==> flow/design.v <==
`timescale 1ns / 1ns  
module paddle_control(
    input clk,
    input en,
    input resetn,
    input [1:0] go,  
	 input [8:0] ball_x,
	 input [7:0] ball_y,
	 output reg [2:0] PADDLE_HIT,
    output reg draw,
	 output reg [8:0] current_state
    );
    reg [8:0] next_state; 
    localparam  BRICK_WIDTH = 8'd16,
					 BRICK_HEIGHT = 8'd8,
					 PADDLE_WIDTH= 8'd32,  
					 PADDLE_HEIGHT = 8'd2,
					 PADDLE_SIZE = 8'd32,
					 PADDLE_Y_POS = 9'd220;    
    always @(posedge clk)
    if(en) begin
		if(resetn) begin
         case (current_state)
					9'd8: current_state <= 2'd2 * go[0] + current_state;  
					9'd280: current_state <= current_state - (2'd2 * go[1]);  
            default: current_state <= (2'd2 * go[0]) - (2'd2 * go[1]) + current_state;  
         endcase
			if (go[0] || go[1]) draw <= 1'b1;
			else draw <= 1'b0;
		end
		if(resetn == 1'b0) begin
			draw <= 1'b1;
			current_state <= 9'd152;
		end
    end  
	 always@(posedge clk) if(en) begin
		PADDLE_HIT <= 0;
		if(ball_y >= PADDLE_Y_POS && ball_y <= PADDLE_Y_POS + 9'd3 && ball_x >= current_state && ball_x <= current_state + PADDLE_WIDTH)  
			PADDLE_HIT <= ((ball_x - current_state) / 9'd8) + 1'b1;
	 end
endmodule
`timescale 1ns / 1ns  
module ball_control(input clk, 
	input en,
	input reset,
	input [2:0] PADDLE_HIT,
	output reg [8:0] x,
	output reg [7:0] y,
	output reg BRICK_HIT,
	output reg [8:0] brick_x,
	output reg [7:0] brick_y
	);
	localparam LEFT_UP = 3'd0, UP_LEFT = 3'd1, UP_RIGHT = 3'd2, RIGHT_UP = 3'd3, LEFT_DOWN = 3'd4, DOWN_LEFT = 3'd5, DOWN_RIGHT = 3'd6, RIGHT_DOWN = 3'd7,
					LEFT_WALL_X = 9'd12,
					TOP_WALL_Y = 8'd20,
					RIGHT_WALL_X = 9'd320 - 9'd12,
					BRICK_WIDTH = 9'd32, BRICK_HEIGHT = 8'd4,
					BRICK_ONE_X = 9'd100, BRICK_ONE_Y = 8'd60,
					BRICK_TWO_X = 9'd150, BRICK_TWO_Y = 8'd60,
					BRICK_THREE_X = 9'd200, BRICK_THREE_Y = 8'd60;
	reg [8:0] d_x;
	reg [7:0] d_y;
	reg [2:0] current_direction;
	reg [1:0] WALL_HIT; 
	reg [2:0] status;  
	always @(posedge clk) if(en) begin
		case(current_direction)
			LEFT_UP: begin
				d_x <= -9'd2;
				d_y <= -8'd1;
			end
			UP_LEFT: begin
				d_x <= -9'd1;
				d_y <= -8'd2;
			end
			UP_RIGHT: begin
				d_x <= 9'd1;
				d_y <= -8'd2;
			end
			RIGHT_UP: begin
				d_x <= 9'd2;
				d_y <= -8'd1;
			end
			LEFT_DOWN: begin
				d_x <= -9'd2;
				d_y <= 8'd1;
			end
			DOWN_LEFT: begin
				d_x <= -9'd1;
				d_y <= 8'd2;
			end
			DOWN_RIGHT: begin
				d_x <= 9'd1;
				d_y <= 8'd2;
			end
			RIGHT_DOWN: begin
				d_x <= 9'd2;
				d_y <= 8'd1;
			end
		endcase
		if(!reset) begin
			x <= 9'd160;
			y <= 8'd218;
			current_direction <= UP_RIGHT; 
			d_x <= 9'd1;
			d_y <= -8'd2;
		end
		if(!reset) begin 
			status <= 3'b111;
			BRICK_HIT <= 1'b0;
		end
		BRICK_HIT <= 1'b0;
		if(y >= BRICK_ONE_Y && y <= (BRICK_ONE_Y + BRICK_HEIGHT) && x >= BRICK_ONE_X && x <= (BRICK_ONE_X + BRICK_WIDTH) && status[0] == 1'b1) begin
			BRICK_HIT <= 1'b1;
			brick_x <= BRICK_ONE_X; brick_y <= BRICK_ONE_Y;
			status[0] <= 1'b0;
			if(current_direction == LEFT_UP || current_direction == UP_LEFT || current_direction == RIGHT_UP || current_direction == UP_RIGHT)
				current_direction <= ((x - BRICK_ONE_X) / 9'd8) + 3'd4;
			else 
				current_direction <= (x - BRICK_ONE_X) / 9'd8;
		end
		if(y >= BRICK_TWO_Y && y <= (BRICK_TWO_Y + BRICK_HEIGHT) && x >= BRICK_TWO_X && x <= (BRICK_TWO_X + BRICK_WIDTH) && status[1] == 1'b1) begin
			BRICK_HIT <= 1'b1;
			brick_x <= BRICK_TWO_X; brick_y <= BRICK_TWO_Y;
			status[1] <= 1'b0;
			if(current_direction == LEFT_UP || current_direction == UP_LEFT || current_direction == RIGHT_UP || current_direction == UP_RIGHT)
				current_direction <= ((x - BRICK_TWO_X) / 9'd8) + 3'd4;
			else 
				current_direction <= (x - BRICK_TWO_X) / 9'd8;
		end
		if(y >= BRICK_THREE_Y && y <= (BRICK_THREE_Y + BRICK_HEIGHT) && x >= BRICK_THREE_X && x <= (BRICK_THREE_X + BRICK_WIDTH) && status[2] == 1'b1) begin
			BRICK_HIT <= 1'b1;
			brick_x <= BRICK_THREE_X; brick_y <= BRICK_THREE_Y;
			status[2] <= 1'b0;
			if(current_direction == LEFT_UP || current_direction == UP_LEFT || current_direction == RIGHT_UP || current_direction == UP_RIGHT)
				current_direction <= ((x - BRICK_THREE_X) / 9'd8) + 3'd4;
			else 
				current_direction <= (x - BRICK_THREE_X) / 9'd8;
		end
		if(reset && PADDLE_HIT !== 0) current_direction <= PADDLE_HIT - 3'b1;
		if(reset && WALL_HIT !== 0) begin
			case(WALL_HIT)
				2'd1: begin case(current_direction)
							LEFT_UP: begin current_direction <= RIGHT_UP;
											d_x <= 9'd2;
											d_y <= -8'd1;
										end
							UP_LEFT: begin current_direction <= UP_RIGHT;
											d_x <= 9'd1;
											d_y <= -8'd2;
										end
							LEFT_DOWN: begin current_direction <= RIGHT_DOWN;
												d_x <= 9'd2;
												d_y <= 8'd1;
											end
							DOWN_LEFT: begin current_direction <= DOWN_RIGHT;
												d_x <= 9'd1;
												d_y <= 8'd2;
											end
						endcase
					end
				2'd2: begin case(current_direction)
							LEFT_UP: begin current_direction <= LEFT_DOWN;
											d_x <= -9'd2;
											d_y <= 8'd1;
										end
							UP_LEFT: begin current_direction <= DOWN_LEFT;
											d_x <= -9'd1;
											d_y <= 8'd2;
										end
							RIGHT_UP: begin current_direction <= RIGHT_DOWN;
											d_x <= 9'd2;
											d_y <= 8'd1;
										end
							UP_RIGHT: begin current_direction <= DOWN_RIGHT;
												d_x <= 9'd1;
												d_y <= 8'd2;
										end
						endcase
					end
				2'd3: begin case(current_direction)
							RIGHT_UP: begin current_direction <= LEFT_UP;
											d_x <= -9'd2;
											d_y <= -8'd1;
										end
							UP_RIGHT: begin current_direction <= UP_LEFT;
											d_x <= -9'd1;
											d_y <= -8'd2;
										end
							RIGHT_DOWN: begin current_direction <= LEFT_DOWN;
												d_x <= -9'd2;
												d_y <= 8'd1;
										end
							DOWN_RIGHT: begin current_direction <= DOWN_LEFT;
												d_x <= -9'd2;
												d_y <= 8'd1;
										end
						endcase
					end
			endcase
		end
		if(reset) begin 
			x <= x + d_x;
			y <= y + d_y;
		end
		if(y >= 8'd235 && y <= 8'd240) begin
			d_x <= 1'b0;
			d_y <= 1'b0;
		end
	end
	always @(posedge clk) if(en) begin
		if(!reset) WALL_HIT <= 2'b0;
		else begin
			if(x <= LEFT_WALL_X) WALL_HIT <= 2'd1; 
			else begin
				if(y <= TOP_WALL_Y) WALL_HIT <= 2'd2;
				else begin
					if(x >= RIGHT_WALL_X) WALL_HIT <= 2'd3;
					else WALL_HIT <= 2'b0;
				end
			end
		end
	end
endmodule
`timescale 1ns / 1ns  
module new_draw(input clk,
	input reset,
	input [8:0] paddle_pos,
	input p_draw,
	input [8:0] ball_x,
	input [7:0] ball_y,
	input fps,
	input BRICK_HIT,
	input [8:0] brick_x,
	input [7:0] brick_y,
	output reg [8:0] x,
	output reg [7:0] y,
	output reg [2:0] color,
	output reg wren);
	reg [30:0] current_state, next_state;	
	reg [8:0] current_paddle;
	reg [8:0] current_ball_x;
	reg [7:0] current_ball_y;
	reg [3:0] current_brick;
	reg paddle_draw;
	reg ball_draw;
	reg brick_hit;
	reg [15:0] wall_draw_progress;
	reg [6:0] paddle_draw_progress;
	reg [31:0] reset_progress;
	reg [8:0] brick_draw_progress;
	localparam  PADDLE_SIZE = 8'd64,
					INIT = 32'd0,
					LEFT_WALL_FINISHED = INIT + 32'd1920,
					TOP_WALL_FINISHED = LEFT_WALL_FINISHED + 32'd2560,
					RIGHT_WALL_FINISHED = TOP_WALL_FINISHED + 32'd1920,
					DRAW_BRICKS = RIGHT_WALL_FINISHED + 1,
					BRICKS_FINISHED = DRAW_BRICKS + 32'd128,
					WAIT = BRICKS_FINISHED + 1'd1,
					PADDLE_ERASE_START = WAIT + 1'd1,
					PADDLE_DRAW_START = PADDLE_ERASE_START + PADDLE_SIZE + 1'd1,
					PADDLE_CYCLE_END = PADDLE_DRAW_START + PADDLE_SIZE + 1'd1,
					BALL_ERASE = PADDLE_CYCLE_END + 1,
					BALL_DRAW = BALL_ERASE + 2'd2,
					BALL_CYCLE_END = BALL_DRAW + 2'd2,
					RESET_START = BRICK_ERASE_END + 1'b1,
					RESET_END = RESET_START + 32'd76800,
					BRICK_ERASE_START = BALL_CYCLE_END + 1'b1,
					BRICK_ERASE_END = BRICK_ERASE_START + 8'd128;
	always @(posedge clk) begin
		case (current_state)
			WAIT: next_state <= ball_draw ? BALL_ERASE : (paddle_draw ? PADDLE_ERASE_START: WAIT);  
			PADDLE_CYCLE_END: next_state <= (ball_draw ? BALL_ERASE : WAIT);
			BALL_CYCLE_END: next_state <= (brick_hit ? BRICK_ERASE_START : WAIT);
			BRICKS_FINISHED: begin
				if(current_brick < 3'd3) next_state <= DRAW_BRICKS;
				else next_state <= WAIT;
			end
			BRICK_ERASE_END: next_state <= (paddle_draw ? PADDLE_ERASE_START : WAIT);
			RESET_END: next_state <= INIT;
			default: next_state <= current_state + 1'd1;
		endcase			
		if(!reset) begin
			current_state <= INIT;
		end
		else current_state <= next_state;
	end
	always @(posedge clk) begin
		if(fps) ball_draw <= 1'b1;
		if(BRICK_HIT) brick_hit <= 1'b1;
		if(!reset) begin 
			brick_hit <= 1'b0;
			current_brick <= 3'b0;
		end
		case (current_state)
			INIT: begin 
				wall_draw_progress <= 16'd0;
				wren <= 1'b1;
			end	
			LEFT_WALL_FINISHED: begin
				wall_draw_progress <= 16'd0;
			end
			TOP_WALL_FINISHED: begin
				wall_draw_progress <= 16'd0;
			end
			WAIT: begin
				paddle_draw <= p_draw;
				wren <= 1'b0;
			end
			PADDLE_ERASE_START: begin 
				wren <= 1'b1;
				paddle_draw_progress <= 6'd0;
			end
			PADDLE_DRAW_START: begin
				paddle_draw_progress <= 6'd0;
				current_paddle <= paddle_pos;
			end
			PADDLE_CYCLE_END: paddle_draw <= 1'b0;
			BALL_ERASE: wren <= 1'b1;
			BALL_DRAW: begin
				current_ball_x <= ball_x;
				current_ball_y <= ball_y;
			end
			BALL_CYCLE_END: ball_draw <= 1'b0;
			RESET_START: begin 
				wren <= 1'b1;
				reset_progress <= 32'd0;
				y <= 8'd8;
			end
			DRAW_BRICKS: begin 
				wren <= 1'b1;
				brick_draw_progress <= 9'd0;
				current_brick <= current_brick + 1'b1;
			end
			BRICKS_FINISHED: wren <= 1'b0;
			BRICK_ERASE_START: brick_draw_progress <= 9'd0;
			BRICK_ERASE_END: brick_hit <= 1'b0;
			default: begin
				if(INIT < current_state && current_state < LEFT_WALL_FINISHED) begin
					color <= 3'b100;
					x <= wall_draw_progress % 4'd8;
					y <= wall_draw_progress / 4'd8;
				end
				if(LEFT_WALL_FINISHED < current_state && current_state < TOP_WALL_FINISHED) begin
					color <= 3'b100;
					x <= wall_draw_progress % 9'd320;
					y <= wall_draw_progress / 9'd320;
				end
				if(TOP_WALL_FINISHED < current_state && current_state < RIGHT_WALL_FINISHED) begin
					color <= 3'b100;
					x <= 9'd320 - (wall_draw_progress % 4'd8);
					y <= wall_draw_progress / 4'd8;
				end
				if(PADDLE_ERASE_START < current_state && current_state < PADDLE_DRAW_START) begin
					color <= 3'b000;
					x <= current_paddle + (paddle_draw_progress % 6'd32);
					y <= 9'd220 + (paddle_draw_progress / 6'd32);
				end
				if(PADDLE_DRAW_START < current_state && current_state < PADDLE_CYCLE_END) begin
					color <= 3'b001;
					x <= current_paddle + (paddle_draw_progress % 6'd32);
					y <= 9'd220 + (paddle_draw_progress / 6'd32);
				end
				if(BALL_ERASE < current_state && current_state < BALL_DRAW) begin
					color <= 3'b000;
					x <= current_ball_x;
					y <= current_ball_y;
				end
				if(BALL_DRAW < current_state && current_state < BALL_CYCLE_END) begin
					color <= 3'b010;
					x <= current_ball_x;
					y <= current_ball_y;
				end
				if(RESET_START < current_state && current_state < RESET_END) begin
					color<= 3'b000;
					x <= reset_progress % 9'd320;
					y <= reset_progress / 9'd320;
				end
				if(DRAW_BRICKS < current_state && current_state < BRICKS_FINISHED && current_brick == 4'd1) begin
					color <= 3'b110;
					x <= 9'd100 + (brick_draw_progress % 9'd32);
					y <= 8'd60 + (brick_draw_progress / 8'd32);
				end
				if(DRAW_BRICKS < current_state && current_state < BRICKS_FINISHED && current_brick == 4'd2) begin
					color <= 3'b110;
					x <= 9'd150 + (brick_draw_progress % 9'd32);
					y <= 8'd60 + (brick_draw_progress / 8'd32);
				end
				if(DRAW_BRICKS < current_state && current_state < BRICKS_FINISHED && current_brick == 4'd3) begin
					color <= 3'b110;
					x <= 9'd200 + (brick_draw_progress % 9'd32);
					y <= 8'd60 + (brick_draw_progress / 8'd32);
				end
				if(BRICK_ERASE_START < current_state && current_state < BRICK_ERASE_END) begin
					wren <= 1'b1;
					color <= 3'b000;
					x <= brick_x + (brick_draw_progress % 9'd32);
					y <= brick_y + (brick_draw_progress / 8'd32);
				end
				wall_draw_progress <= wall_draw_progress + 1'b1;
				paddle_draw_progress <= paddle_draw_progress + 1'b1;
				reset_progress <= reset_progress + 1'b1;
				brick_draw_progress <= brick_draw_progress + 1'b1;
			end
		endcase
		if(!reset) begin
			x <= 9'd0;
			y <= 8'd0;
			color <= 3'b000;
			paddle_draw <= 1'b0;
			current_paddle <= 9'd152;
			current_ball_x <= 9'd160;
			current_ball_y <= 8'd218;
		end
	end
endmodule
`timescale 1ns / 1ns  
module breakout
	(
		input         clk,
		input         resetn,        
		input  [1:0]  go,            
		input         paddle_tick,   
		input         ball_tick,     
		output [8:0]  x,
		output [7:0]  y,
		output [2:0]  colour,
		output        plot
	);
	 wire draw_paddle;
	 wire[8:0] paddle_pos;
	 wire[8:0] ball_x; wire [7:0] ball_y;
	 wire[2:0] BALL_HIT;
	 wire BRICK_HIT;
	 wire [8:0] brick_x;
	 wire [7:0] brick_y;
	 wire fps_clock = paddle_tick | ~resetn;
	 wire thirty_clock = ball_tick | ~resetn;
	paddle_control PC(.clk(clk), .en(fps_clock), .resetn(resetn), .go(go), .ball_x(ball_x), .ball_y(ball_y), .draw(draw_paddle), .current_state(paddle_pos), .PADDLE_HIT(BALL_HIT));
	ball_control BC(.clk(clk), .en(thirty_clock), .reset(resetn), .x(ball_x), .y(ball_y), .PADDLE_HIT(BALL_HIT), .BRICK_HIT(BRICK_HIT), .brick_x(brick_x), .brick_y(brick_y));
	new_draw ND(.clk(clk), .reset(resetn), .paddle_pos(paddle_pos), .p_draw(draw_paddle), .ball_x(ball_x), .ball_y(ball_y), .x(x), .y(y), .color(colour), .wren(plot), .fps(thirty_clock), .BRICK_HIT(BRICK_HIT), .brick_x(brick_x), .brick_y(brick_y));
endmodule
# Tool chain data of breakout
# What the tools print for breakout, step after step.
# Lines are those of the file above, counted from 1.
# Library cell names are shortened.
# The mark n/a stands for no value.
# inputs
design	breakout
clock_port	clk
lib	sky130hd
pvt_corner	tt_025C_1v80

# After elaboration
# Yosys after proc, flatten, opt, wreduce and memory -nomap, before mapping. Print and check cells are not counted. Equal cells are merged and count once.
# Yosys's memory passes give these memory sizes; they may raise the number of words (mostly to a power of two), join words into wider ones and drop unused or constant bits.
# word_totals
clocked_rd_ports_x_width	17
rom_bits	136
ramBits	0
memories	1
reg_bits	243
output_inout_bits	21
latchBits	0
wordCells	302
# classes
logic	6
n_shift	0
eq_ne	36
cmp	38
reduce_and_logical	67
n_div	4
muxes	87
mul	0
add_sub_neg	30
# mem_list
memory	words	word_bits	read_ports	wr	line	source
(name not given)	8	17	1	0	67	case(current_direction)
# ops
cell	n
31-bit by 13-bit equality test with 1-bit output (second input constant)	13
32-bit by 9-bit divider with 32-bit output (second input constant)	1
32-bit by 9-bit modulo with 32-bit output (second input constant)	1
13-bit by 31-bit < comparator with 1-bit output (first input constant)	8
31-bit by 13-bit < comparator with 1-bit output (second input constant)	8
31-bit parallel mux with 6-bit select	1
16-bit by 9-bit divider with 16-bit output (second input constant)	1
16-bit by 9-bit modulo with 16-bit output (second input constant)	1
8-bit 2-to-1 mux	16
9-bit 2-to-1 mux	14
9-bit parallel mux with 2-bit select	4
3-bit 2-to-1 mux	22
32-bit parallel mux with 2-bit select	1
8-bit parallel mux with 3-bit select	2
9-bit parallel mux with 4-bit select	1
3-bit parallel mux with 4-bit select	3
32-bit by 1-bit adder with 32-bit output (second input constant)	1
16-bit parallel mux with 2-bit select	1
8-bit parallel mux with 4-bit select	1
8-bit parallel mux with 2-bit select	2
1-bit by 31-bit < comparator with 1-bit output (first input constant)	1
11-bit by 31-bit < comparator with 1-bit output (first input constant)	1
31-bit by 1-bit adder with 31-bit output (second input constant)	1
31-bit by 11-bit < comparator with 1-bit output (second input constant)	1
31-bit by 11-bit equality test with 1-bit output (second input constant)	1
31-bit by 17-bit < comparator with 1-bit output (second input constant)	1
31-bit by 17-bit equality test with 1-bit output (second input constant)	1
31-bit zero test	1
# Not listed: further kinds 77, cells in them 158.

# Logic depth
# Longest topological path by Yosys (ltp), each cell counted once; first at word level (registers and memories cut), then after technology mapping (sequential cells cut; the memories' decode and read muxes count).
# depth
ltp_word	15
abc_area	1
ltp_mapped	130

# After synthesis
# Source: synth_stat.txt of the flow (Yosys; design flattened, memories mapped). It holds for the ABC_AREA given above (unset counts as 0); a run with the other value may have another netlist.
# by_type
type	n	type_area_um2
edfxtp_1	117	3513.37
dfxtp_1	119	2.38E+03
nand2_1	417	1.57E+03
inv_1	385	1.45E+03
ha_1	79	988.448
nor2_1	239	897.11
a21oi_1	157	785.754
nand3_1	150	750.72
o21ai_0	123	615.59
nand2_2	70	437.92
nor3_1	77	385.37
xor2_1	41	359.094
nand4_1	53	331.568
o211ai_1	31	232.723
nor4_1	32	200.192
xnor2_1	18	157.651
nand3_2	15	150.144
clkbuf_1	35	131.376
# Not listed: further types 45, cells in them 198.
# synth_totals
ff_cells	236
synth_area_um2	16799.9
mapped_cells	2356

# Worst setup path after synthesis
# Path of least setup slack by OpenSTA after synthesis, without wires, with an ideal clock, recovery checks aside; 20% of the period is set as input and as output delay. Where synthesis merged equal registers, the netlist keeps one of their names.
# synth_path
path_type	reg-to-reg
startpoint	register ND.current_state[26]
endpoint	register ND.x[6]
t_arrival_ps	8894
path_slack_ps	10998
stages	117
n_path_buf	0
t_first_pin_ps	0
delay_ps	9003
setup_time_ps	109
period_ps	20000
synth_period_reached_ps	9002
# "delay_ps" = arrival - input delay + setup time.
# "stages" counts driving pins, that of a launching flip-flop among them; a cell with two outputs on the path counts twice.
# "synth_period_reached_ps" is the clock period less the worst setup slack; recovery checks do not enter. This is arithmetic on one report: input and output delays are still those of the set period (20% each).
# At most two assigning lines are given for a register; there are more.
# synth_between
cell_sequence	dfxtp_1 -> nor2_2 -> nand3_2 -> nor2_2 -> nand2_1 -> a21oi_2 -> nor2_4 -> nand2_1 -> nand3_2 -> nand2_2 -> nand2_1 -> nand2_1 -> nand3_1 -> nand2_2 -> nand2_2 -> nand2_2 -> nand3_1 -> nand2_2 -> (+81 left out) -> nand3_2 -> nand2_2 -> nand2_1 -> nand2_2 -> nand2_2 -> nand2_2 -> nand2_1 -> nand3_1 -> nand2_1 -> nand2_1 -> nand2_1 -> nand2_1 -> nand2_1 -> nand2_1 -> nand2_1 -> nand3_1 -> nand2_1 -> inv_1
# synth_lines
element	line	source
from (decl)	240	reg [30:0] current_state, next_state;
from (assign)	284	current_state <= INIT;
from (assign)	286	else current_state <= next_state;
to (assign)	341	x <= wall_draw_progress % 4'd8;
to (assign)	346	x <= wall_draw_progress % 9'd320;
to (decl)	236	output reg [8:0] x,
# Chain of elaborated cells between the ends: none given.

# Path in the finished layout
# From the final timing report of run 1: the path of least setup slack in the routed layout; clock arrival at registers is part of the times.
# The report prints the path's times to 10 ps; the period is as set.
# layout_path
path_type	reg-to-reg
startpoint	register ND.current_state[26]
endpoint	register ND.x[6]
stages	123
t_arrival_ps	11080
path_slack_ps	-3180
n_path_buf	3
setup_time_ps	100
period_ps	7430
t_first_pin_ps	560
# At most two assigning lines are given for a register; there are more.
# layout_between
cell_sequence	dfxtp_2 -> nor2_4 -> nand3_4 -> nor2_4 -> buf_4 -> buf_4 -> nand2_4 -> a21oi_2 -> nor2_4 -> nand4_1 -> nand3_2 -> nand2_2 -> nand2_2 -> nand2_4 -> nand2_4 -> nand2_4 -> nand2_4 -> nand2_4 -> (+87 left out) -> nand3_4 -> nand2_4 -> nand2_2 -> nand2_4 -> nand2_4 -> nand2_4 -> nand2_4 -> nand3_2 -> nand2_1 -> nand2_1 -> nand2_1 -> nand2_1 -> nand2_1 -> nand2_1 -> nand2_2 -> nand3_2 -> nand2_1 -> inv_1
# layout_lines
element	line	source
from (decl)	240	reg [30:0] current_state, next_state;
from (assign)	284	current_state <= INIT;
from (assign)	286	else current_state <= next_state;
to (assign)	341	x <= wall_draw_progress % 4'd8;
to (assign)	346	x <= wall_draw_progress % 9'd320;
to (decl)	236	output reg [8:0] x,
# Chain of elaborated cells between the ends: none given.

# Record of 5 stored runs of the RTL-to-layout flow on breakout, platform sky130hd. The runs are unordered. Constraints: input delay and output delay 20% of the set period each, output load 0.01 pF.
# "achieved_clock_period_ps" = clock period - worst setup slack. The figure is calculated, with input and output delays left at 20% of the set period.
# "worst_setup_path_time_ps": the worst setup path's part of the clock period (all of it between registers, 20% less for each end at a port) less its slack. A launch clock that arrives late makes it longer, a capture clock that arrives late makes it shorter.
# "totalPower_w": no workload was simulated; the value follows from the tool's default switching activity.
# "worst_setup_path_time_ps" is given in steps of 10 ps.
# Among the settings, - means not set for that run.
# A result given as - is not shown for that run.
stored run	ABC_AREA	CAP_MARGIN	CELL_PAD_IN_SITES_DETAIL_PLACEMENT	CORE_UTILIZATION	GPL_ROUTABILITY_DRIVEN	MIN_ROUTING_LAYER	PLACE_DENSITY_LB_ADDON	TNS_END_PERCENT	period_ns	CORE_MARGIN	SLEW_MARGIN	CORE_ASPECT_RATIO	CTS_CLUSTER_DIAMETER	HOLD_SLACK_MARGIN	MAX_ROUTING_LAYER	SETUP_SLACK_MARGIN	CELL_PAD_IN_SITES_GLOBAL_PLACEMENT	synthesis_area_um2	holdWs_ps	setup_tns_ps	die_footprint_um2	achieved_clock_period_ps	fin_util_pct	totalPower_w	setup_ws_ps	worst_setup_path_time_ps	timing.worst_path_kind	post_route_stdcell_area_um2
run 1	1	20	2	27	1	met2	0.05	20	7.43	2	20	-	-	-	-	-	-	16799.9	411	-25567	64231.8	10612	36.4	0.004902	-3182	10610	reg-to-reg	22407.7
run 2	-	20	0	40	0	met1	0.14	-	7.89	3	40	0.6	280	-0.1	met5	1.41	-	17815.8	429	0	47191.2	7719	49.0	0.004715	171	7720	reg-to-reg	21376.8
run 3	-	25	0	60	-	-	-	-	12.2	2	20	1.72	-	-	met4	-0.71	3	-	-	-	-	-	-	-	-	-	-	-
run 4	0	20	-	63	0	-	0.19	-	5.5	2	25	-	-	-	met4	-0.18	-	17815.8	429	-25307	29640.8	8365	81.6	0.006952	-2865	8360	reg-to-reg	22683.0
run 5	-	20	1	40	-	met2	0.08	-	20.0	2	20	-	-	-0.1	-	1.41	-	17815.8	428	0	46244.4	9523	44.2	0.001902	10477	9520	reg-to-reg	19501.2
# Run 3: did not finish, placement stopped with GPL-0301
